==> flow/design.v <==
`timescale 1ns / 1ps
module adder(
    input wire [7:0] in1,
    input wire [7:0] in2,
    input wire sub,  
    output wire [7:0] out
    );
    reg [7:0] tmp;
    wire s0,s1,s2,s3,s4,s5,s6,s7;
    wire co0,co1,co2,co3,co4,co5,co6,co7;
    fa f0(in1[0],in2[0],1'b0,s0,co0);
    fa f1(in1[1],in2[1],co0,s1,co1);
    fa f2(in1[2],in2[2],co1,s2,co2);
    fa f3(in1[3],in2[3],co2,s3,co3);
    fa f4(in1[4],in2[4],co3,s4,co4);
    fa f5(in1[5],in2[5],co4,s5,co5);
    fa f6(in1[6],in2[6],co5,s6,co6);
    fa f7(in1[7],in2[7],co6,s7,co7);  
    assign out = {s7,s6,s5,s4,s3,s2,s1,s0} + sub;
endmodule 
module fa( input A,
       input B,
       input CIN,
       output S,
       output COUT
       );
       assign S = A^B^CIN;
       assign COUT = (A&B) | (CIN&A) | (CIN&B);
endmodule
`timescale 1ns / 1ps
module multiplier(
    input wire [7:0] in1,
    input wire [7:0] in2,
    output wire [7:0] out 
    );
    wire [8:0] A_out1, A_out2, A_out3, A_out4, A_out5, A_out6, A_out7, A_out8;
    wire [7:0] Q_out1, Q_out2, Q_out3, Q_out4, Q_out5, Q_out6, Q_out7, Q_out8;
    wire q0_1, q0_2, q0_3, q0_4, q0_5, q0_6, q0_7, q0_8; 
    Booth B1 (
        9'h000,in1,in2,1'b0,
        A_out1,Q_out1,q0_1
        );
    Booth B2 (
        A_out1,in1,Q_out1,q0_1,
        A_out2,Q_out2,q0_2
        );
    Booth B3 (
        A_out2,in1,Q_out2,q0_2,
        A_out3,Q_out3,q0_3
        );
    Booth B4 (
        A_out3,in1,Q_out3,q0_3,
        A_out4,Q_out4,q0_4
        );
    Booth B5 (
        A_out4,in1,Q_out4,q0_4,
        A_out5,Q_out5,q0_5
        );
    Booth B6 (
        A_out5,in1,Q_out5,q0_5,
        A_out6,Q_out6,q0_6
        );
    Booth B7 (
        A_out6,in1,Q_out6,q0_6,
        A_out7,Q_out7,q0_7
        );
    Booth B8 (
        A_out7,in1,Q_out7,q0_7,
        A_out8,Q_out8,q0_8
        );
    assign out = A_out8[7:0];  
endmodule
module Booth(
    input [8:0] A_in,
    input [7:0] M,
    input [7:0] Q_in,
    input  q0,
    output reg [8:0] A_out,
    output reg [7:0] Q_out,
    output reg q0_out
    );
    wire [8:0] sum, diff;
    assign sum = A_in + {M[7], M};
    assign diff = A_in - {M[7], M};
    always@(A_in,Q_in,M,q0,sum,diff)
    begin
        case({Q_in[0],q0})
            2'b00,2'b11: {A_out, Q_out, q0_out} = {A_in[8], A_in, Q_in};
            2'b01: {A_out, Q_out, q0_out} = {sum[8], sum, Q_in};
            default: {A_out, Q_out, q0_out} = {diff[8], diff, Q_in};
        endcase
    end
endmodule
`timescale 1ns / 1ps
module register(
    input wire [7:0] din,
    input wire clk,
    input wire reset,
    input wire ld,
    output reg [7:0] data
    );
    always@(posedge clk or posedge reset)
    begin
        if(reset == 1)
            data <= 0;
        else if(ld == 1)
            data <= din;
    end
endmodule
`timescale 1ns / 1ps
module controller(
    input wire clk,
    input wire reset,
    output reg [3:0] state,
    output reg [9:0] load, mul_en, add1_en, add2_en, mul_read, add1_read, add2_read  
    );
    parameter [3:0] s1 = 4'b0000,
                    s2 = 4'b0001,
                    s3 = 4'b0011,
                    s4 = 4'b0010,
                    s5 = 4'b0110,
                    s6 = 4'b0111,
                    s7 = 4'b1111,
                    s8 = 4'b1110,
                    s9 = 4'b1010,
                    s10 = 4'b1011,
                    s11 = 4'b1001,
                    s12 = 4'b1000;
    reg not_first_flag;  
    always@(posedge clk or posedge reset)
    begin
        if(reset)
            begin
                state <= s1;
                not_first_flag <= 1'b0;
            end
        else
        begin
            if(state == s3)
                not_first_flag <= 1'b1;
            case(state)
                s1: state <= s2;
                s2: state <= s3;
                s3: state <= s4;
                s4: state <= s5;
                s5: state <= s6;
                s6: state <= s7;
                s7: state <= s8;
                s8: state <= s9;
                s9: state <= s10;
                s10: state <= s11;
                s11: state <= s12;
                s12: state <= s1;
                default: state <= s1;
            endcase
        end       
    end
    always@(*)
    begin
        load = 0;
        mul_en = 0;
        add1_en = 0;
        add2_en = 0;
        mul_read = 0;
        add1_read = 0;
        add2_read = 0;
        case(state)
            s1: 
                begin
                    load = 10'b0000000001;
                    if(not_first_flag)
                    begin
                        mul_en = 0; 
                        add1_en = 10'b1000001000; 
                        add2_en = 10'b0001000100; 
                        mul_read = 0; 
                        add1_read = 10'b0000000100;
                        add2_read = 0;
                    end
                end
            s2: 
                begin
                    load = 10'b0000000010;
                    if(not_first_flag)
                    begin
                        mul_en = 0; 
                        add1_en = 0; 
                        add2_en = 10'b0010001000; 
                        mul_read = 0; 
                        add1_read = 10'b0000001000;
                        add2_read = 0;
                    end
                end
            s3:
                begin
                    load = 10'b0000000100; 
                    mul_en = 0; 
                    add1_en = 0; 
                    add2_en = 0; 
                    mul_read = 0; 
                    add1_read = 0;
                    add2_read = 0;
                end
            s4:
                begin
                    load = 10'b0000001000;
                    mul_en = 0;
                    add1_en = 0; 
                    add2_en = 0; 
                    mul_read = 0;
                    add1_read = 0;
                    add2_read = 0;
                end
            s5:
                begin
                    load = 10'b0000010000;
                    mul_en = 0;
                    add1_en = 0; 
                    add2_en = 0; 
                    mul_read = 0;
                    add1_read = 0;
                    add2_read = 0;
                end
            s6:
                begin
                    load = 10'b0000100000;
                    mul_en = 10'b0000010001;  
                    add1_en = 0; 
                    add2_en = 0; 
                    mul_read = 0;
                    add1_read = 0;
                    add2_read = 0;
                end
            s7:
                begin
                    load = 10'b0001000000;
                    mul_en = 10'b0000100010;  
                    add1_en = 0; 
                    add2_en = 0; 
                    mul_read = 10'b0000000001;  
                    add1_read = 0;
                    add2_read = 0;
                end
            s8:
                begin
                    load = 10'b0010000000;  
                    mul_en = 10'b0001000100;  
                    add1_en = 0; 
                    add2_en = 0; 
                    mul_read = 10'b0000000010;  
                    add1_read = 0;
                    add2_read = 0;
                end
            s9:
                begin
                    load = 10'b0100000000;  
                    mul_en = 10'b0010001000;  
                    add1_en = 0; 
                    add2_en = 0; 
                    mul_read = 10'b0000000100;  
                    add1_read = 0;
                    add2_read = 0;
                end
            s10:
                begin
                    load = 10'b1000000000;  
                    mul_en = 0; 
                    add1_en = 10'b0100000001; 
                    add2_en = 0; 
                    mul_read = 10'b0000001000;  
                    add1_read = 0;
                    add2_read = 0;
                end
            s11:
                begin
                    load = 10'b0100000000;  
                    mul_en = 0; 
                    add1_en = 10'b1000000010; 
                    add2_en = 10'b0000010001; 
                    mul_read = 0; 
                    add1_read = 10'b0000000001;
                    add2_read = 0;
                end
            s12:
                begin
                    load = 10'b1000000000;  
                    mul_en = 0; 
                    add1_en = 10'b0100000100; 
                    add2_en = 10'b0000100010; 
                    mul_read = 0; 
                    add1_read = 10'b0000000010;
                    add2_read = 0;
                end
            default: 
                load = 0;
        endcase
    end
endmodule
`timescale 1ns / 1ps
module datapath(
    input wire clk,
    input wire reset,
    input wire [3:0] state,
    input wire [7:0] next_in,
    input wire [9:0] load, mul_en, add1_en, add2_en, mul_read, add1_read, add2_read,  
    output wire [7:0] r1,r2,r3,r4,r5,r6,r7,r8,r9,r10,  
    output reg [7:0] f
    );
    parameter [3:0] s1 = 4'b0000,
                    s2 = 4'b0001,
                    s3 = 4'b0011,
                    s4 = 4'b0010,
                    s5 = 4'b0110,
                    s6 = 4'b0111,
                    s7 = 4'b1111,
                    s8 = 4'b1110,
                    s9 = 4'b1010,
                    s10 = 4'b1011,
                    s11 = 4'b1001,
                    s12 = 4'b1000;
    wire [7:0] sum1,sum2,prod;  
    reg [7:0] add11,add12,add21,add22,mul1,mul2;
    reg not_first_flag;  
    adder A1(add11,add12,1'b0,sum1);  
    adder A2(add21,~add22,1'b1,sum2);  
    multiplier M1(mul1,mul2,prod);
    register reg1((load[0]) ? next_in : (mul_read[0]) ? prod : (add1_read[0]) ? sum1 : (add2_read[0]) ? sum2 : 8'b0,
        clk,reset,
        load[0] || mul_read[0] || add1_read[0] || add2_read[0],
        r1);
    register reg2((load[1]) ? next_in : (mul_read[1]) ? prod : (add1_read[1]) ? sum1 : (add2_read[1]) ? sum2 : 8'b0,
        clk,reset,
        load[1] || mul_read[1] || add1_read[1] || add2_read[1],
        r2);
    register reg3((load[2]) ? next_in : (mul_read[2]) ? prod : (add1_read[2]) ? sum1 : (add2_read[2]) ? sum2 : 8'b0,
        clk,reset,
        load[2] || mul_read[2] || add1_read[2] || add2_read[2],
        r3);
    register reg4((load[3]) ? next_in : (mul_read[3]) ? prod : (add1_read[3]) ? sum1 : (add2_read[3]) ? sum2 : 8'b0,
        clk,reset,
        load[3] || mul_read[3] || add1_read[3] || add2_read[3],
        r4);
    register reg5((load[4]) ? next_in : (mul_read[4]) ? prod : (add1_read[4]) ? sum1 : (add2_read[4]) ? sum2 : 8'b0,
        clk,reset,
        load[4] || mul_read[4] || add1_read[4] || add2_read[4],
        r5);
    register reg6((load[5]) ? next_in : (mul_read[5]) ? prod : (add1_read[5]) ? sum1 : (add2_read[5]) ? sum2 : 8'b0,
        clk,reset,
        load[5] || mul_read[5] || add1_read[5] || add2_read[5],
        r6);
    register reg7((load[6]) ? next_in : (mul_read[6]) ? prod : (add1_read[6]) ? sum1 : (add2_read[6]) ? sum2 : 8'b0,
        clk,reset,
        load[6] || mul_read[6] || add1_read[6] || add2_read[6],
        r7);
    register reg8((load[7]) ? next_in : (mul_read[7]) ? prod : (add1_read[7]) ? sum1 : (add2_read[7]) ? sum2 : 8'b0,
        clk,reset,
        load[7] || mul_read[7] || add1_read[7] || add2_read[7],
        r8);
    register reg9((load[8]) ? next_in : (mul_read[8]) ? prod : (add1_read[8]) ? sum1 : (add2_read[8]) ? sum2 : 8'b0,
        clk,reset,
        load[8] || mul_read[8] || add1_read[8] || add2_read[8],
        r9);
    register reg10((load[9]) ? next_in : (mul_read[9]) ? prod : (add1_read[9]) ? sum1 : (add2_read[9]) ? sum2 : 8'b0,
        clk,reset,
        load[9] || mul_read[9] || add1_read[9] || add2_read[9],
        r10);
    always@(posedge clk or posedge reset)
    begin
        if(reset)
        begin
            f <= 0;     
            not_first_flag <= 1'b0;
        end
        else
        begin
            case(state)
                s1, s2, s3:
                    if(not_first_flag)
                        f <= sum2;
                s4:
                    not_first_flag <= 1'b1;
                s12:
                    f <= sum2;
                default: ;
            endcase
        end
    end
    always@(posedge clk)
    begin
        case(state)
            s1:
                begin
                    if(not_first_flag)
                    begin
                        add11 <= r4;
                        add12 <= r10;
                        add21 <= sum1;
                        add22 <= r7;
                    end
                end
            s2:
                begin
                    if(not_first_flag)
                    begin
                        add21 <= sum1;
                        add22 <= r8;
                    end
                end
            s6:  
                begin
                    mul1 <= r1;
                    mul2 <= r5;
                end
            s7:  
                begin
                    mul1 <= r2;
                    mul2 <= r6;
                end
            s8:  
                begin
                    mul1 <= r3;
                    mul2 <= r7;
                end
            s9:  
                begin
                    mul1 <= r4;
                    mul2 <= r8;
                end
            s10:  
                begin
                    add11 <= r1;
                    add12 <= r9;
                end
            s11:  
                begin
                    add11 <= r2;
                    add12 <= r10;
                    add21 <= sum1;
                    add22 <= r5;
                end
            s12:  
                begin
                    add11 <= r3;
                    add12 <= r9;
                    add21 <= sum1;
                    add22 <= r6;
                end
            default: ;
        endcase
    end
endmodule
`timescale 1ns / 1ps
module top(
    input wire clk,
    input wire reset,
    input wire [7:0] next_in,
    output wire [7:0] f
    );
    wire [7:0] r1,r2,r3,r4,r5,r6,r7,r8,r9,r10;  
    wire [9:0] load, mul_en, add1_en, add2_en, mul_read, add1_read, add2_read;
    wire [3:0] state;
    controller C1(
        clk,
        reset,
        state,
        load, mul_en, add1_en, add2_en, mul_read, add1_read, add2_read  
    );
    datapath DP1(
        clk,
        reset,
        state,
        next_in,
        load, mul_en, add1_en, add2_en, mul_read, add1_read, add2_read,  
        r1,r2,r3,r4,r5,r6,r7,r8,r9,r10,  
        f
    );
endmodule
# Reports on top

The steps from the RTL of top to its reports follow in flow order.
Line numbers count from 1 in the design file above.
Operators carry their Yosys type and port widths (W data, S select, Z words).
Cell names lack the library's common part.
A cell with -- has no value.

Design top: top
Clock: clk
Standard-cell library: sky130hd
Library corner: tt_025C_1v80

# Elaborated design

Counts by Yosys on the flattened word-level netlist (proc, flatten, opt, wreduce; memories kept). Register bits leave out memories and registers merged into their read ports (data or address). Print and check cells are left out. Cells with the same type and inputs are merged into one.
Yosys's memory passes give these memory sizes; they may raise the number of words (mostly to a power of two), join words into wider ones and drop unused or constant bits.

Cells after elaboration: 266
Clocked read ports x word width: 4
Memories: 1
Bits in registers: 138
Input bits: 10
Output and inout bits: 8
ROM bits: 64

Bitwise logic cells: 93
$add $sub $neg: 16
Multiplexer cells: 56
Reduce/logical cells: 52
Eq/ne operators: 29

Memories:

| memory          | depth | bits a word | read ports | wr ports | line | source |
| (no name shown) | 16    | 4           | 1          | 0        | 141  | `case(state)` |

Operators by type and width:

| operator              | number |
| $mux W8               | 36 |
| $pmux W18 S2          | 6 |
| $pmux W8 S4           | 4 |
| $pmux W10 S10         | 1 |
| $add A9 B9 Y9         | 7 |
| $sub A9 B9 Y9         | 7 |
| $pmux W10 S4          | 1 |
| $and A1 B1 Y1         | 38 |
| $pmux W17 S2          | 1 |
| $pmux W8 S2           | 2 |
| $xor A1 B1 Y1         | 30 |
| $or A1 B1 Y1          | 24 |
| $eq A4 B4 Y1 const B  | 6 |
| $pmux W8 S3           | 1 |
| $reduce_or A2 Y1      | 11 |
| $mux W18              | 1 |
| $logic_not A2 Y1      | 8 |
| $pmux W4 S4           | 1 |
| $logic_or A1 B1 Y1    | 14 |
| $eq A2 B1 Y1 const B  | 7 |
| $eq A2 B2 Y1 const B  | 7 |
| $reduce_bool A4 Y1    | 3 |
| $sub A1 B8 Y9 const A | 1 |
| $ne A2 B1 Y1 const B  | 4 |
| $reduce_and A2 Y1     | 4 |
| $eq A4 B2 Y1 const B  | 2 |
| $eq A4 B3 Y1 const B  | 2 |
| $add A8 B1 Y8 const B | 1 |

Not listed: further kinds 10, cells in them 16.

# Logic depth

Yosys ltp: most cells in a row. Word level: on the elaborated netlist, between registers, memories and ports. Mapped: between sequential cells and ports; inverters and the memories' decode and read muxes count.

Depth after elaboration: 25
ABC_AREA: 1
Mapped depth: 80
Depth with buffers taken out: 79

# After synthesis

Source: synth_stat.txt of the flow (Yosys; design flattened, memories mapped). It holds for the ABC_AREA given above (unset counts as 0); a run with the other value may have another netlist.
Totals and module areas in this step are rounded.

Buffers: 44
Flip-flops: 142
Standard cells after synthesis: 1657
Cell area after synthesis: 11800 um^2
Area of sequential cells: 3790 um^2

Cells by type:

| cell      | number | area in all (um^2) |
| dfrtp_1   | 94     | 2.35E+03 |
| nand2_1   | 523    | 1.96E+03 |
| edfxtp_1  | 48     | 1.44E+03 |
| ha_1      | 63     | 788.256 |
| nand3_1   | 145    | 725.696 |
| inv_1     | 183    | 686.909 |
| o21ai_0   | 121    | 605.581 |
| a21oi_1   | 82     | 410.394 |
| fa_1      | 19     | 380.365 |
| nor2_1    | 92     | 345.331 |
| nand3_2   | 32     | 320.307 |
| o2111ai_1 | 28     | 245.235 |
| nand2_2   | 36     | 225.216 |
| xnor2_1   | 20     | 175.168 |
| nand4_1   | 25     | 156.4 |
| xor2_1    | 13     | 113.859 |
| clkbuf_1  | 26     | 97.594 |
| o31ai_1   | 10     | 75.072 |

Other cell types: 26; their cells: 97.

# Path before layout

OpenSTA on the mapped netlist: ideal clock, no wires. The path of least setup slack (recovery checks aside). Input and output delay are each 20% of the period. Register names are those of the netlist, which keeps one name where synthesis merged equal registers.

Kind: register to register
From: register DP1.mul1[0]
To: register DP1.reg1.data[7]
Stages: 57
Data arrival time: 8376 ps
Delay of the path: 8506 ps
Path buffers: 0
Required time: 11870 ps
Clock period: 12000 ps
Slack: 3495 ps
Library setup time: 130 ps
Launch time at the first pin: 0 ps
Period reached after synthesis: 8505 ps

"delay of the path" = arrival - input delay + setup time.
"stages": output pins that drive a net of the path, with the launching flip-flop's if there is one; two outputs of one cell count as two.
"period reached after synthesis" = period - worst setup slack (recovery checks aside). The figure is calculated, with input and output delays left at 20% of the set period.
Between the ends stands the longest chain of elaborated cells between them, by number of cells; it is not shown to be the way that was timed. Of several equally long chains one is given.
A line is the first line of the expression or statement that the cell stems from. Yosys adds cells for indexed reads and writes and turns some case tables into memories.
At most two assigning lines are given for a register; there are more.

Path through: edfxtp_1 -> inv_2 -> ha_1 -> xor2_1 -> nor2_1 -> fa_1 -> nand2_1 -> inv_1 -> nand2_2 -> nand2_2 -> nand2_2 -> nand2_4 -> xor2_1 -> o21ai_0 -> inv_1 -> ha_1 -> a21oi_1 -> nand2_2 -> [21 not listed] -> inv_1 -> ha_1 -> a21oi_1 -> nand2_4 -> xor2_1 -> o21ai_0 -> inv_1 -> ha_1 -> a21oi_1 -> nand2_1 -> nand2_1 -> nand2_1 -> nand2_1 -> nand2_1 -> nand2_1 -> nand2_2 -> nand2_1 -> nand4_1
Cells in the longest elaborated chain: 18
Elaborated cells between the ends (all ways): 25
Source lines of those cells: 4
Classes of those cells: add/sub: 15; mux: 10

Ends and longest elaborated chain, post-synthesis:

| element        | line | source |
| from (decl)    | 322  | `reg [7:0] add11,add12,add21,add22,mul1,mul2;` |
| from (assign)  | 411  | `mul1 <= r1;` |
| from (assign)  | 416  | `mul1 <= r2;` |
| $sub A1 B8 Y9  | 84   | `assign diff = A_in - {M[7], M};` |
| $mux W18       | 87   | `case({Q_in[0],q0})` |
| $sub A9 B9 Y9  | 84   |  |
| $pmux W18 S2   | 87   |  |
| $sub A9 B9 Y9  | 84   |  |
| $pmux W18 S2   | 87   |  |
| $sub A9 B9 Y9  | 84   |  |
| [3 not listed] | --   |  |
| $sub A9 B9 Y9  | 84   |  |
| $pmux W18 S2   | 87   |  |
| $sub A9 B9 Y9  | 84   |  |
| $pmux W18 S2   | 87   |  |
| $sub A9 B9 Y9  | 84   |  |
| $pmux W17 S2   | 87   |  |
| $mux W8 x2     | 327  | `register reg1((load[0]) ? next_in : (mul_read[0]) ? prod : (add1_read[0]) ? sum1 : (add2_read[0]) ? sum2 : 8'b ...` |
| to (assign)    | 105  | `data <= 0;` |
| to (assign)    | 107  | `data <= din;` |
| to (decl)      | 100  | `output reg [7:0] data` |

# Timing after layout

Path of least setup slack in the final report of run 1 (OpenROAD, finished layout, wires in). Where an end is a register, its clock arrival counts in the times.
The report prints the path's times to 10 ps; the period is as set.

Kind: register to register
From: register DP1.mul1[0]
To: register DP1.reg2.data[5]
Path buffers: 0
Required time: 13930 ps
Slack: 3690 ps
Stages: 46
Launch time at the first pin: 410 ps
Library setup time: 90 ps
Data arrival time: 10240 ps
Clock period: 13600 ps

Between the ends stands the longest chain of elaborated cells between them, by number of cells; it is not shown to be the way that was timed. Of several equally long chains one is given.
At most two assigning lines are given for a register; there are more.

Path through: edfxtp_1 -> inv_2 -> ha_1 -> xor2_1 -> nor2_1 -> fa_1 -> nand2_1 -> inv_1 -> o31ai_1 -> fa_1 -> nand3_1 -> and2_1 -> xor2_1 -> o21ai_0 -> ha_1 -> inv_1 -> o31ai_1 -> xnor2_1 -> [10 not listed] -> a21oi_1 -> ha_1 -> inv_1 -> o31ai_1 -> inv_1 -> o21ai_0 -> o22ai_1 -> ha_1 -> nand2_1 -> o21ai_0 -> nand2_1 -> nor2_1 -> nand3_2 -> nand3_1 -> nand2_1 -> o21ai_1 -> nand2_1 -> o2111ai_1
Cells in the longest elaborated chain: 18
Elaborated cells between the ends (all ways): 25
Source lines of those cells: 4
Classes of those cells: add/sub: 15; mux: 10

Ends and longest elaborated chain, post-layout:

| element        | line | source |
| from (decl)    | 322  | `reg [7:0] add11,add12,add21,add22,mul1,mul2;` |
| from (assign)  | 411  | `mul1 <= r1;` |
| from (assign)  | 416  | `mul1 <= r2;` |
| $sub A1 B8 Y9  | 84   | `assign diff = A_in - {M[7], M};` |
| $mux W18       | 87   | `case({Q_in[0],q0})` |
| $sub A9 B9 Y9  | 84   |  |
| $pmux W18 S2   | 87   |  |
| $sub A9 B9 Y9  | 84   |  |
| $pmux W18 S2   | 87   |  |
| $sub A9 B9 Y9  | 84   |  |
| [3 not listed] | --   |  |
| $sub A9 B9 Y9  | 84   |  |
| $pmux W18 S2   | 87   |  |
| $sub A9 B9 Y9  | 84   |  |
| $pmux W18 S2   | 87   |  |
| $sub A9 B9 Y9  | 84   |  |
| $pmux W17 S2   | 87   |  |
| $mux W8 x2     | 331  | `register reg2((load[1]) ? next_in : (mul_read[1]) ? prod : (add1_read[1]) ? sum1 : (add2_read[1]) ? sum2 : 8'b ...` |
| to (assign)    | 105  | `data <= 0;` |
| to (assign)    | 107  | `data <= din;` |
| to (decl)      | 100  | `output reg [7:0] data` |

Subject: top on sky130hd, stored results

Hello all,

Module top, platform sky130hd: 2 stored runs of the flow (Yosys, OpenROAD) with differing settings, in no particular order. Input and output delays are each 20% of the period that was set; the output load is 0.01 pF.
"period achieved": clock period set for the run, less the worst setup slack. It is reckoned from that one timing run; input and output delays stay at 20% of the period that was set.
"time used up by the worst setup path" means the part of the period allowed to the worst setup path (the constraints hold back 20% at inputs and 20% at outputs) less its slack; where the path has registers, the arrival times of their clocks count too.
By "total power after layout" is meant OpenSTA's value without simulated activity: inputs other than the clock are taken to toggle once in ten clock periods, and the tool carries that through the logic.
"time used up by the worst setup path" is given in steps of 10 ps.
Values from the reports are rounded here.

## Run 1

==> flow/run.sh <==
#!/bin/bash
# the make line also repeats the synthesis and layout settings of config.mk as NAME=value (left out here)
make -C /OpenROAD-flow-scripts/flow DESIGN_CONFIG=/design/flow/config.mk WORK_HOME=/design/flow/orfs CLKGATE_MAP_FILE= finish
==> flow/config.mk <==
export PLATFORM = sky130hd
export DESIGN_NAME = top
export DESIGN_NICKNAME = top
export VERILOG_FILES = /design/flow/design.v
export SDC_FILE = /design/flow/constraint.sdc
export NUM_CORES = 4
export LEC_CHECK = 0
export ABC_AREA = 1
export CAP_MARGIN = 20
export CORE_MARGIN = 2
export CORE_UTILIZATION = 40
export CTS_CLUSTER_DIAMETER = 86
export SLEW_MARGIN = 20
==> flow/constraint.sdc <==
create_clock -name core_clock -period 13.6 [get_ports {clk}]
set_input_delay 2.7200 -clock core_clock [delete_from_list [all_inputs] [get_ports {clk}]]
set_output_delay 2.7200 -clock core_clock [all_outputs]
set_load 0.01 [all_outputs]

| result of run 1 | value |
|---|---|
| synthesized cell area | 11800 um^2 |
| die size | 30900 um^2 |
| standard-cell area after layout | 12900 um^2 |
| final utilization | 0.448 |
| worst setup slack after layout | 3690 ps |
| final setup TNS | 0 ps |
| worst-case hold slack | 471 ps |
| total power after layout | 1380 uW |
| period achieved | 9909 ps |
| time used up by the worst setup path | 9910 ps |
| worst path kind | register to register |

## Run 2

==> flow/run.sh <==
#!/bin/bash
# the make line also repeats the synthesis and layout settings of config.mk as NAME=value (left out here)
make -C /OpenROAD-flow-scripts/flow DESIGN_CONFIG=/design/flow/config.mk WORK_HOME=/design/flow/orfs CLKGATE_MAP_FILE= finish
==> flow/config.mk <==
export PLATFORM = sky130hd
export DESIGN_NAME = top
export DESIGN_NICKNAME = top
export VERILOG_FILES = /design/flow/design.v
export SDC_FILE = /design/flow/constraint.sdc
export NUM_CORES = 4
export LEC_CHECK = 0
export CAP_MARGIN = 20
export CELL_PAD_IN_SITES_GLOBAL_PLACEMENT = 1
export CORE_MARGIN = 2
export CORE_UTILIZATION = 42
export CTS_CLUSTER_DIAMETER = 133
export CTS_CLUSTER_SIZE = 20
export SLEW_MARGIN = 20
==> flow/constraint.sdc <==
create_clock -name core_clock -period 10.0 [get_ports {clk}]
set_input_delay 2.0000 -clock core_clock [delete_from_list [all_inputs] [get_ports {clk}]]
set_output_delay 2.0000 -clock core_clock [all_outputs]
set_load 0.01 [all_outputs]

| result of run 2 | value |
|---|---|
| synthesized cell area | 11800 um^2 |
| die size | 29400 um^2 |
| standard-cell area after layout | 15200 um^2 |
| final utilization | 0.549 |
| worst setup slack after layout | -450 ps |
| final setup TNS | -2820 ps |
| worst-case hold slack | 499 ps |
| total power after layout | 1940 uW |
| period achieved | 10450 ps |
| time used up by the worst setup path | 10450 ps |
| worst path kind | register to register |

Thanks
